==> flow/design.v <==
`timescale 1ns / 1ps
module signed_mult(a , b , out);
    output [31:0] out;
    input signed [31:0] a;
    input signed [31:0] b;
    wire signed [63:0] mult_out;
    assign mult_out = a*b;
    assign out  = {mult_out[63] , mult_out[55:25]};
endmodule
`timescale 1ns / 1ps
module Lorenz(clk , rst , en , seed_x , seed_y , seed_z , x , y , z);
    wire signed [31:0] sigma = {7'b0001010 , 25'b0};  
    wire signed [31:0] beta = {7'b0000010 , 25'b1010101010101010101010101};  
    wire signed [31:0] rho = {7'b0011100 , 25'b0};  
    wire signed [31:0] scale = {7'b0000001 , 20'b10000000001010101010};
    wire signed [31:0] dt = {7'b0 , 20'b00000001000000000000};
    parameter signed [31:0] xo = {7'b1000001 , 25'b0};  
    parameter signed [31:0] yo = {7'b0 , 25'b0001100110011001100110011};  
    parameter signed [31:0] zo = {7'b0011001 , 25'b0};  
    input wire clk;
    input wire rst;
    input wire en;
    input wire signed [31:0] seed_x;
    input wire signed [31:0] seed_y;
    input wire signed [31:0] seed_z;
    output reg signed [31:0] x;
    output reg signed [31:0] y;
    output reg signed [31:0] z;
    reg signed [26:0] dx;
    reg signed [26:0] dy;
    reg signed [26:0] dz;
    wire signed [31:0] m1 , m2 , m3 , m4 , m5 , m6 , m7 , m8 , m9;
    signed_mult sm1 (.a(m1) , .b(sigma) , .out(m2));
    signed_mult sm2 (.a(m3) , .b(m4) , .out(m5));
    signed_mult sm3 (.a(m3) , .b(y) , .out(m6));
    signed_mult sm4 (.a(m7) , .b(beta) , .out(m8));
    assign m1 = (y - x) >>> 8;
    assign m3 = x >>> 8;
    assign m4 = rho - z;
    assign m7 = z >>> 8;
    assign m9 = (y >>> 8);
    always@(posedge clk)
    begin
        if (rst)
        begin
            x <= seed_x;
            y <= seed_y;
            z <= seed_z;
        end
        else if (en)
        begin
            x <= x + m2;
            y <= y + m5 - m9;
            z <= z + m6 - m8;
        end
    end
endmodule
`timescale 1ns / 1ps
module Slowclock(
    input clk,
    input rst,
    output slowclock,
    output slowclock_rise
    );
    reg [25:0] counter;
    reg clockout;
    always@(posedge clk)
    begin
        if (rst)
        begin
            counter <= 0;
            clockout <= 0;
        end
        else if( counter == 1)
        begin
            clockout <= !clockout;        
            counter <= 0;
        end
        else
            counter <= counter + 1;
    end
    assign slowclock = clockout;
    assign slowclock_rise = (counter == 1) && !clockout;
endmodule
`timescale 1ns / 1ps
module UART_Tx1
    #(parameter CLKS_PER_BIT = 435)
    (
        input clk,
        input rst,
        input Tx_s,
        input [7:0] Tx_Data,
        output Tx_Active,
        output reg Tx_serial_out,
        output Tx_Done
    );
    localparam TX_IDLE = 3'b000;
    localparam TX_START_BIT = 3'b001;
    localparam TX_DATA_SEND = 3'b010;
    localparam TX_STOP = 3'b011;
    localparam TX_CLEAN = 3'b100;
    reg [2:0] MAIN_STATE;
    reg [9:0] clk_count;
    reg [2:0] Bit_Index;
    reg [7:0] Send_Data;
    reg       Done;
    reg       Active;
    always@(posedge clk)
    begin
        if (rst)
        begin
            MAIN_STATE <= TX_IDLE;
            clk_count <= 0;
            Bit_Index <= 0;
            Send_Data <= 0;
            Done <= 1'b0;
            Active <= 1'b0;
            Tx_serial_out <= 1'b1;
        end
        else
        case(MAIN_STATE)
            TX_IDLE:
                begin
                    Tx_serial_out <= 1'b1;
                    Done <= 1'b0;
                    clk_count <= 1'b0;
                    Bit_Index <= 1'b0;
                    if(Tx_s == 1'b1)
                        begin
                            Active <= 1'b1;
                            Send_Data <= Tx_Data;
                            MAIN_STATE <= TX_START_BIT;
                        end
                     else
                        MAIN_STATE <= TX_IDLE;
                end
            TX_START_BIT:
                begin
                    Tx_serial_out <= 1'b0;
                    if(clk_count < CLKS_PER_BIT - 1)
                        begin
                            clk_count <= clk_count + 1;
                            MAIN_STATE <= TX_START_BIT;
                        end
                    else
                        begin    
                            clk_count <= 1'b0;
                            MAIN_STATE <= TX_DATA_SEND;
                        end
                end       
            TX_DATA_SEND:
                begin
                    Tx_serial_out <= Send_Data[Bit_Index];
                    if(clk_count < CLKS_PER_BIT - 1)
                        begin
                            clk_count <= clk_count + 1;
                            MAIN_STATE <= TX_DATA_SEND;
                        end
                    else
                        begin
                            clk_count <= 1'b0;
                            if(Bit_Index < 7)
                                begin
                                    Bit_Index <= Bit_Index + 1;
                                    MAIN_STATE <= TX_DATA_SEND;
                                end
                            else
                                begin
                                    Bit_Index <= 1'b0;
                                    MAIN_STATE <= TX_STOP;
                                end
                        end
                end
            TX_STOP:
                begin
                    Tx_serial_out <= 1'b1;
                    if(clk_count < CLKS_PER_BIT - 1)
                        begin
                            clk_count <= clk_count + 1;
                            MAIN_STATE <= TX_STOP;
                        end
                    else
                        begin
                            Done <= 1'b1;
                            clk_count <= 1'b0;
                            MAIN_STATE <= TX_CLEAN;
                            Active <= 1'b0;
                        end    
                end
            TX_CLEAN:
                begin
                    Done <= 1'b1;
                    MAIN_STATE <= TX_IDLE;
                end
            default:
                MAIN_STATE <= TX_IDLE;    
        endcase
    end
    assign Tx_Active = Active;
    assign Tx_Done = Done;
endmodule
`timescale 1ns / 1ps
module delta_sigma_dac(clk, rst, PWM_in, PWM_out);
input wire clk;
input wire rst;
input wire [15:0] PWM_in;
output reg PWM_out;
reg [16:0] PWM_accumulator;
wire [16:0] PWM_sum = PWM_accumulator + PWM_in;
always @(posedge clk) 
begin
     if (rst)
     begin
          PWM_accumulator <= 0;
          PWM_out <= 0;
     end
     else
     begin
          PWM_out <= PWM_sum[16];
          PWM_accumulator <= {1'b0, PWM_sum[15:0]};
     end
end 
endmodule
`timescale 1ns / 1ps
module Lorenz3D(
    clk,
    rst,
    seed_x,
    seed_y,
    seed_z,
    pinX,
    pinY,
    pinZ,
	serial_data,
    x,
    y,
    z
    );
	input wire clk;
    input wire rst;
    input wire [31:0] seed_x;
    input wire [31:0] seed_y;
    input wire [31:0] seed_z;
    output wire pinX;
    output wire pinY;
    output wire pinZ;
    output wire serial_data;
    output wire [31:0] x;
    output wire [31:0] y;
    output wire [31:0] z;
    reg [2:0] i;
    wire [7:0] inputdata;
    wire       done_bit;
    reg        start;
    wire       active;
    wire       out_serial;
    reg        triger;
    reg [3:0] count;
	wire signed [31:0] xm , ym , zm;
	wire signed [31:0] scale = {7'b0001001 , 25'b0000001111010111000010100};
	reg [31:0] key; 
	reg [2:0]  i_n;
	reg        start_n;
	reg        triger_n;
	reg [31:0] key_n;
	wire slowclock;
	wire slowclock_rise;
	Slowclock clock ( .clk(clk), .rst(rst), .slowclock(slowclock), .slowclock_rise(slowclock_rise));
    Lorenz  L1(
     .clk(clk),
     .rst(rst),
     .en(slowclock_rise),
     .seed_x(seed_x),
     .seed_y(seed_y),
     .seed_z(seed_z),
     .x(x),
     .y(y),
     .z(z)
    );
	UART_Tx1  #(435) U1 ( .clk(clk), .rst(rst), .Tx_s(start), .Tx_Data(inputdata), .Tx_Active(active),  .Tx_serial_out(out_serial), .Tx_Done(done_bit));
	always@(posedge clk)
    begin
        i_n = i;
        start_n = start;
        triger_n = triger;
        key_n = key;
        if(done_bit == 1'b1)
        begin
            i_n = i_n + 1;
        end
        if( i_n == 3'b000 && triger_n == 1'b1)
        begin
            key_n = x;            
            start_n = 1;
            triger_n = 0;
        end
        if(i_n == 3'b100)
        begin
            i_n = 0;
            triger_n = 1;
        end
        if (rst)
        begin
            i <= 0;
            start <= 0;
            triger <= 1;
        end
        else
        begin
            i <= i_n;
            start <= start_n;
            triger <= triger_n;
            key <= key_n;
        end
    end
	delta_sigma_dac d1 (.clk(clk), .rst(rst), .PWM_in(x[31:9]), .PWM_out(pinX));
    delta_sigma_dac d2 (.clk(clk), .rst(rst), .PWM_in(y[31:9]), .PWM_out(pinY));
	delta_sigma_dac d3 (.clk(clk), .rst(rst), .PWM_in(z[31:9]), .PWM_out(pinZ));
	signed_mult sm1 (.a(x) , .b(scale) , .out(xm));
	signed_mult sm2 (.a(y) , .b(scale) , .out(ym));
	signed_mult sm3 (.a(z) , .b(scale) , .out(zm));
	assign serial_data = out_serial;
    assign inputdata = key[((i + 1) * 8 - 1) -: 8];
endmodule
# --- Reports on Lorenz3D ---
# What the tools print for Lorenz3D, step after step.
# Lines are those of the file above, counted from 1.
# Operators: Yosys type, input widths -> output width; for muxes data width and select width s.
# Cell names lack the library's common part.
design:
  design: "Lorenz3D"
  clock: "clk"
  lib: "sky130hd"
  pvt_corner: "tt_025C_1v80"

# --- Word level ---
# Yosys after proc, flatten, opt, wreduce and memory -nomap, before mapping. Memory bits, and registers merged into a memory's read port (data or address), are not among the register bits. Print and check cells are not counted.
bits:
  reg_bits: 240
  inputBits: 98
op_classes:
  n_addsub: 17
  n_mul: 4
  cmp: 2
  equal: 8
  shift: 2
  muxes: 21
  logic: 1
  n_reduce_logical: 18
op_table:
  columns: ["op", "n"]
  rows:
  - ["$mul 24x32->56", 2]
  - ["$mul 24x28->52 const B", 1]
  - ["$mux 32", 6]
  - ["$mul 24x4->28 const B", 1]
  - ["$add 32x31->32", 2]
  - ["$sub 32x32->32", 2]
  - ["$add 17x16->17", 3]
  - ["$sub 31x32->32 const A", 1]
  - ["$shiftx 32x10->8", 1]
  - ["$sub 32x24->32", 1]
  - ["$add 32x29->32", 1]
  - ["$add 26x1->26 const B", 1]
  - ["$eq 26x1->1 const B", 1]
  - ["$pmux 10 s2", 1]
  - ["$mux 3", 5]
  - ["$pmux 3 s4", 1]
  - ["$add 10x1->10 const B", 1]
  - ["$lt 10x9->1 const B", 1]
  - ["$sub 9x5->10 const B", 1]
  - ["$mux 10", 1]
  - ["$add 8x2->9 const B", 1]
  - ["$reduce_and 2->1", 4]
  - ["$sub 7x1->8 const B", 1]
  - ["$shiftx 8x3->1", 1]
  - ["$reduce_or 2->1", 3]
  - ["$eq 3x2->1 const B", 2]
  - ["$eq 3x3->1 const B", 2]
  - ["$logic_not 3->1", 2]
# Not listed: further kinds 16, cells in them 23.

# --- Depth ---
# Yosys ltp: most cells in a row. Word level: on the elaborated netlist, between registers, memories and ports. Mapped: between sequential cells and ports; inverters and the memories' decode and read muxes count.
logic_depth:
  depth_word: 6
  ABC_AREA: 0
  ltp_mapped: 52
  depth_no_buf: 50

# --- Netlist ---
# The flow's flattened synthesis, as Yosys stat reports it; memories are mapped. The netlist is that of the ABC_AREA named above (0 if unset); the other value can give another one.
by_type:
  columns: ["cell", "n"]
  rows:
  - ["fa_1", 1775]
  - ["ha_1", 720]
  - ["inv_1", 1922]
  - ["nand2_1", 1026]
  - ["edfxtp_1", 128]
  - ["and2_1", 445]
  - ["dfxtp_1", 111]
  - ["nor2_1", 466]
  - ["xnor2_1", 193]
  - ["clkbuf_1", 310]
  - ["xor2_1", 119]
  - ["o21ai_0", 197]
  - ["a21oi_1", 190]
  - ["a21o_1", 113]
  - ["nand3_1", 61]
  - ["nor3_1", 61]
  - ["nand2b_1", 44]
  - ["o21a_1", 35]
# Other cell types: 59; their cells: 433.
mapped:
  cell_count: 8349
  mapped_area_um2: 77214.1
  sequential_area_um2: 6065.8
  ff_cells: 239
# The figures by module come from a second, unflattened synthesis with its own total; it is not the netlist above.
unflattened:
  cells_unflattened: 17420
  area_unflattened_um2: 160915.6
# Rows give one instance, submodules left out.
by_module:
  columns: ["module", "n_inst", "cells", "area_um2"]
  rows:
  - ["signed_mult", 4, 3772, 35170.0]
  - ["Lorenz", 1, 1532, 12534.5]
  - ["delta_sigma_dac", 3, 132, 1197.4]
  - ["Lorenz3D", 1, 107, 1551.5]
  - ["UART_Tx1 #(CLKS_PER_BIT=435)", 1, 150, 1303.8]
  - ["Slowclock", 1, 147, 1253.7]

# --- Timing after synthesis ---
# OpenSTA on the mapped netlist: ideal clock, no wires. The path of least setup slack (recovery checks aside). Input and output delay are each 20% of the period. Register names are those of the netlist, which keeps one name where synthesis merged equal registers.
synth_path:
  path_kind: "reg2reg"
  from: "register L1.z[0]"
  to: "register L1.y[30]"
  tclk_ps: 20000
  setup_ps: 268
  t_arrival_ps: 11971
  t_required_ps: 19732
  path_slack_ps: 7761
  delay_ps: 12239
  stages: 52
  synth_period_reached_ps: 12239
# "delay_ps" = arrival - input delay + setup time.
# "stages": output pins that drive a net of the path, with the launching flip-flop's if there is one; two outputs of one cell count as two.
# "synth_period_reached_ps" is the clock period less the worst setup slack; recovery checks do not enter. This is arithmetic on one report: input and output delays are still those of the set period (20% each).
# Between the ends stands the longest chain of elaborated cells between them, by number of cells; it is not shown to be the way that was timed. Of several equally long chains one is given.
# A line is the first line of the expression or statement that the cell stems from. Yosys adds cells for indexed reads and writes and turns some case tables into memories.
synth_between:
  path_cell_list: "edfxtp_1 -> inv_2 -> buf_1 -> ha_1 -> and3_1 -> nand2_1 -> nor3_1 -> nand2_1 -> or4_1 -> or4_1 -> nand2_1 -> xnor2_1 -> clkbuf_1 -> and2_1 -> fa_1 -> fa_1 -> inv_1 -> fa_1 -> [16 not listed] -> nor2b_1 -> o21a_1 -> nor2_1 -> fa_1 -> ha_1 -> a21o_1 -> a21o_1 -> a21o_1 -> a21o_1 -> a21oi_1 -> nor2b_1 -> o21ai_0 -> nand2b_1 -> a2111oi_0 -> nor3_1 -> a41oi_1 -> xor2_1 -> o21ai_0"
  elab_chain_cells: 6
  cells_between: 6
  cone_classes: "3 x add/sub; 1 x mul; 2 x mux"
synth_rtl:
  columns: ["item", "line_no", "rtl"]
  rows:
  - ["start, declared", 28, "output reg signed [31:0] z;"]
  - ["start, assigned", 48, "z <= seed_z;"]
  - ["start, assigned", 54, "z <= z + m6 - m8;"]
  - ["$sub 31x32->32", 39, "assign m4 = rho - z;"]
  - ["$mul 24x32->56", 7, "assign mult_out = a*b;"]
  - ["$add 32x31->32", 53, "y <= y + m5 - m9;"]
  - ["$sub 32x24->32", 53, null]
  - ["$mux 32", 50, "else if (en)"]
  - ["$mux 32", 44, "if (rst)"]
  - ["end, assigned", 47, "y <= seed_y;"]
  - ["end, assigned", 53, null]
  - ["end, declared", 27, "output reg signed [31:0] y;"]

# --- Worst path after layout ---
# Path of least setup slack in the final report of run A (OpenROAD, finished layout, wires in). Where an end is a register, its clock arrival counts in the times.
# The path's times are printed in steps of 10 ps; the period is the one set.
layout_path:
  path_kind: "reg2reg"
  from: "register L1.z[0]"
  to: "register L1.y[30]"
  tclk_ps: 22700
  setup_ps: 280
  t_arrival_ps: 14320
  t_required_ps: 23080
  path_slack_ps: 8760
  stages: 52
# Between the ends stands the longest chain of elaborated cells between them, by number of cells; it is not shown to be the way that was timed. Of several equally long chains one is given.
layout_between:
  path_cell_list: "edfxtp_1 -> inv_2 -> ha_1 -> and3_1 -> nand2_1 -> nor3_1 -> buf_4 -> nand2_1 -> or4_1 -> or4_1 -> nand2_1 -> xnor2_2 -> buf_4 -> and2_1 -> fa_1 -> fa_1 -> inv_1 -> fa_1 -> [16 not listed] -> nor2b_1 -> o21a_1 -> nor2_1 -> fa_1 -> ha_1 -> a21o_1 -> a21o_1 -> a21o_1 -> a21o_1 -> a21oi_1 -> nor2b_1 -> o21ai_0 -> nand2b_1 -> a2111oi_0 -> nor3_1 -> a41oi_1 -> xor2_1 -> o21ai_0"
  elab_chain_cells: 6
  cells_between: 6
  cone_classes: "3 x add/sub; 1 x mul; 2 x mux"
layout_rtl:
  columns: ["item", "line_no", "rtl"]
  rows:
  - ["start, declared", 28, "output reg signed [31:0] z;"]
  - ["start, assigned", 48, "z <= seed_z;"]
  - ["start, assigned", 54, "z <= z + m6 - m8;"]
  - ["$sub 31x32->32", 39, "assign m4 = rho - z;"]
  - ["$mul 24x32->56", 7, "assign mult_out = a*b;"]
  - ["$add 32x31->32", 53, "y <= y + m5 - m9;"]
  - ["$sub 32x24->32", 53, null]
  - ["$mux 32", 50, "else if (en)"]
  - ["$mux 32", 44, "if (rst)"]
  - ["end, assigned", 47, "y <= seed_y;"]
  - ["end, assigned", 53, null]
  - ["end, declared", 27, "output reg signed [31:0] y;"]

# Top module Lorenz3D; platform sky130hd; tools Yosys and OpenROAD; 4 stored runs in no particular order. Input and output delays are each 20% of the period that was set; the output load is 0.01 pF.
# "timing.achieved_period_ps" means the clock period less the worst setup slack. The figure is calculated, with input and output delays left at 20% of the set period.
# By "critical_path_time_ps" is meant the share of the clock period that the worst setup path is allowed (20% is reserved at inputs, 20% at outputs), minus its slack. Clock arrival times at its registers enter into it.
# "critical_path_time_ps" is given in steps of 10 ps.
runs:
  - name: "run A"
    settings:
      CORE_UTILIZATION: 40
      period_ns: 22.7
      CAP_MARGIN: 20
      CORE_MARGIN: 2
      SLEW_MARGIN: 20
    results:
      post_route_util_pct: 43.4
      timing.achieved_period_ps: 13939
      critical_path_time_ps: 13940
      worst_setup_path_type: "reg2reg"
      final_setup_ws_ps: 8761
      setup_tns_ps: 0
      fin_hold_ws_ps: 452
      stdcell_area_um2: 83436.3
      design_die_area_um2: 196564.0
      synthesis_area_um2: 77214.1
  - name: "run B"
    settings:
      CORE_UTILIZATION: 25
      period_ns: 14.1
      CAP_MARGIN: 20
      CORE_MARGIN: 2
      SLEW_MARGIN: 20
    results:
      stdcell_area_um2: 86158.9
      synthesis_area_um2: 77214.1
      design_die_area_um2: 313320.0
      critical_path_time_ps: 13210
      worst_setup_path_type: "reg2reg"
      setup_tns_ps: 0
      final_setup_ws_ps: 892
      timing.achieved_period_ps: 13208
      post_route_util_pct: 28.0
      fin_hold_ws_ps: 467
  - name: "run C"
    settings:
      CELL_PAD_IN_SITES_DETAIL_PLACEMENT: 1
      CORE_ASPECT_RATIO: 1.22
      CORE_UTILIZATION: 37
      CTS_CLUSTER_DIAMETER: 393
      MAX_ROUTING_LAYER: "met5"
      PLACE_DENSITY: 0.56
      SETUP_SLACK_MARGIN: 2.3
      TNS_END_PERCENT: 40
      period_ns: 13.5
      CAP_MARGIN: 20
      CORE_MARGIN: 2
      SLEW_MARGIN: 20
    results:
      critical_path_time_ps: 11840
      worst_setup_path_type: "reg2reg"
      synthesis_area_um2: 77214.1
      design_die_area_um2: 212373.0
      stdcell_area_um2: 86842.0
      fin_hold_ws_ps: 480
      timing.achieved_period_ps: 11840
      final_setup_ws_ps: 1660
      setup_tns_ps: 0
      post_route_util_pct: 41.8
  - name: "run D"
    settings:
      CAP_MARGIN: 20
      CELL_PAD_IN_SITES_DETAIL_PLACEMENT: 1
      CORE_UTILIZATION: 66
      CTS_CLUSTER_SIZE: 67
      TNS_END_PERCENT: 40
      period_ns: 21.2
      CORE_MARGIN: 2
      SLEW_MARGIN: 20
    outcome: "unfinished; error GRT-0116 in routing"
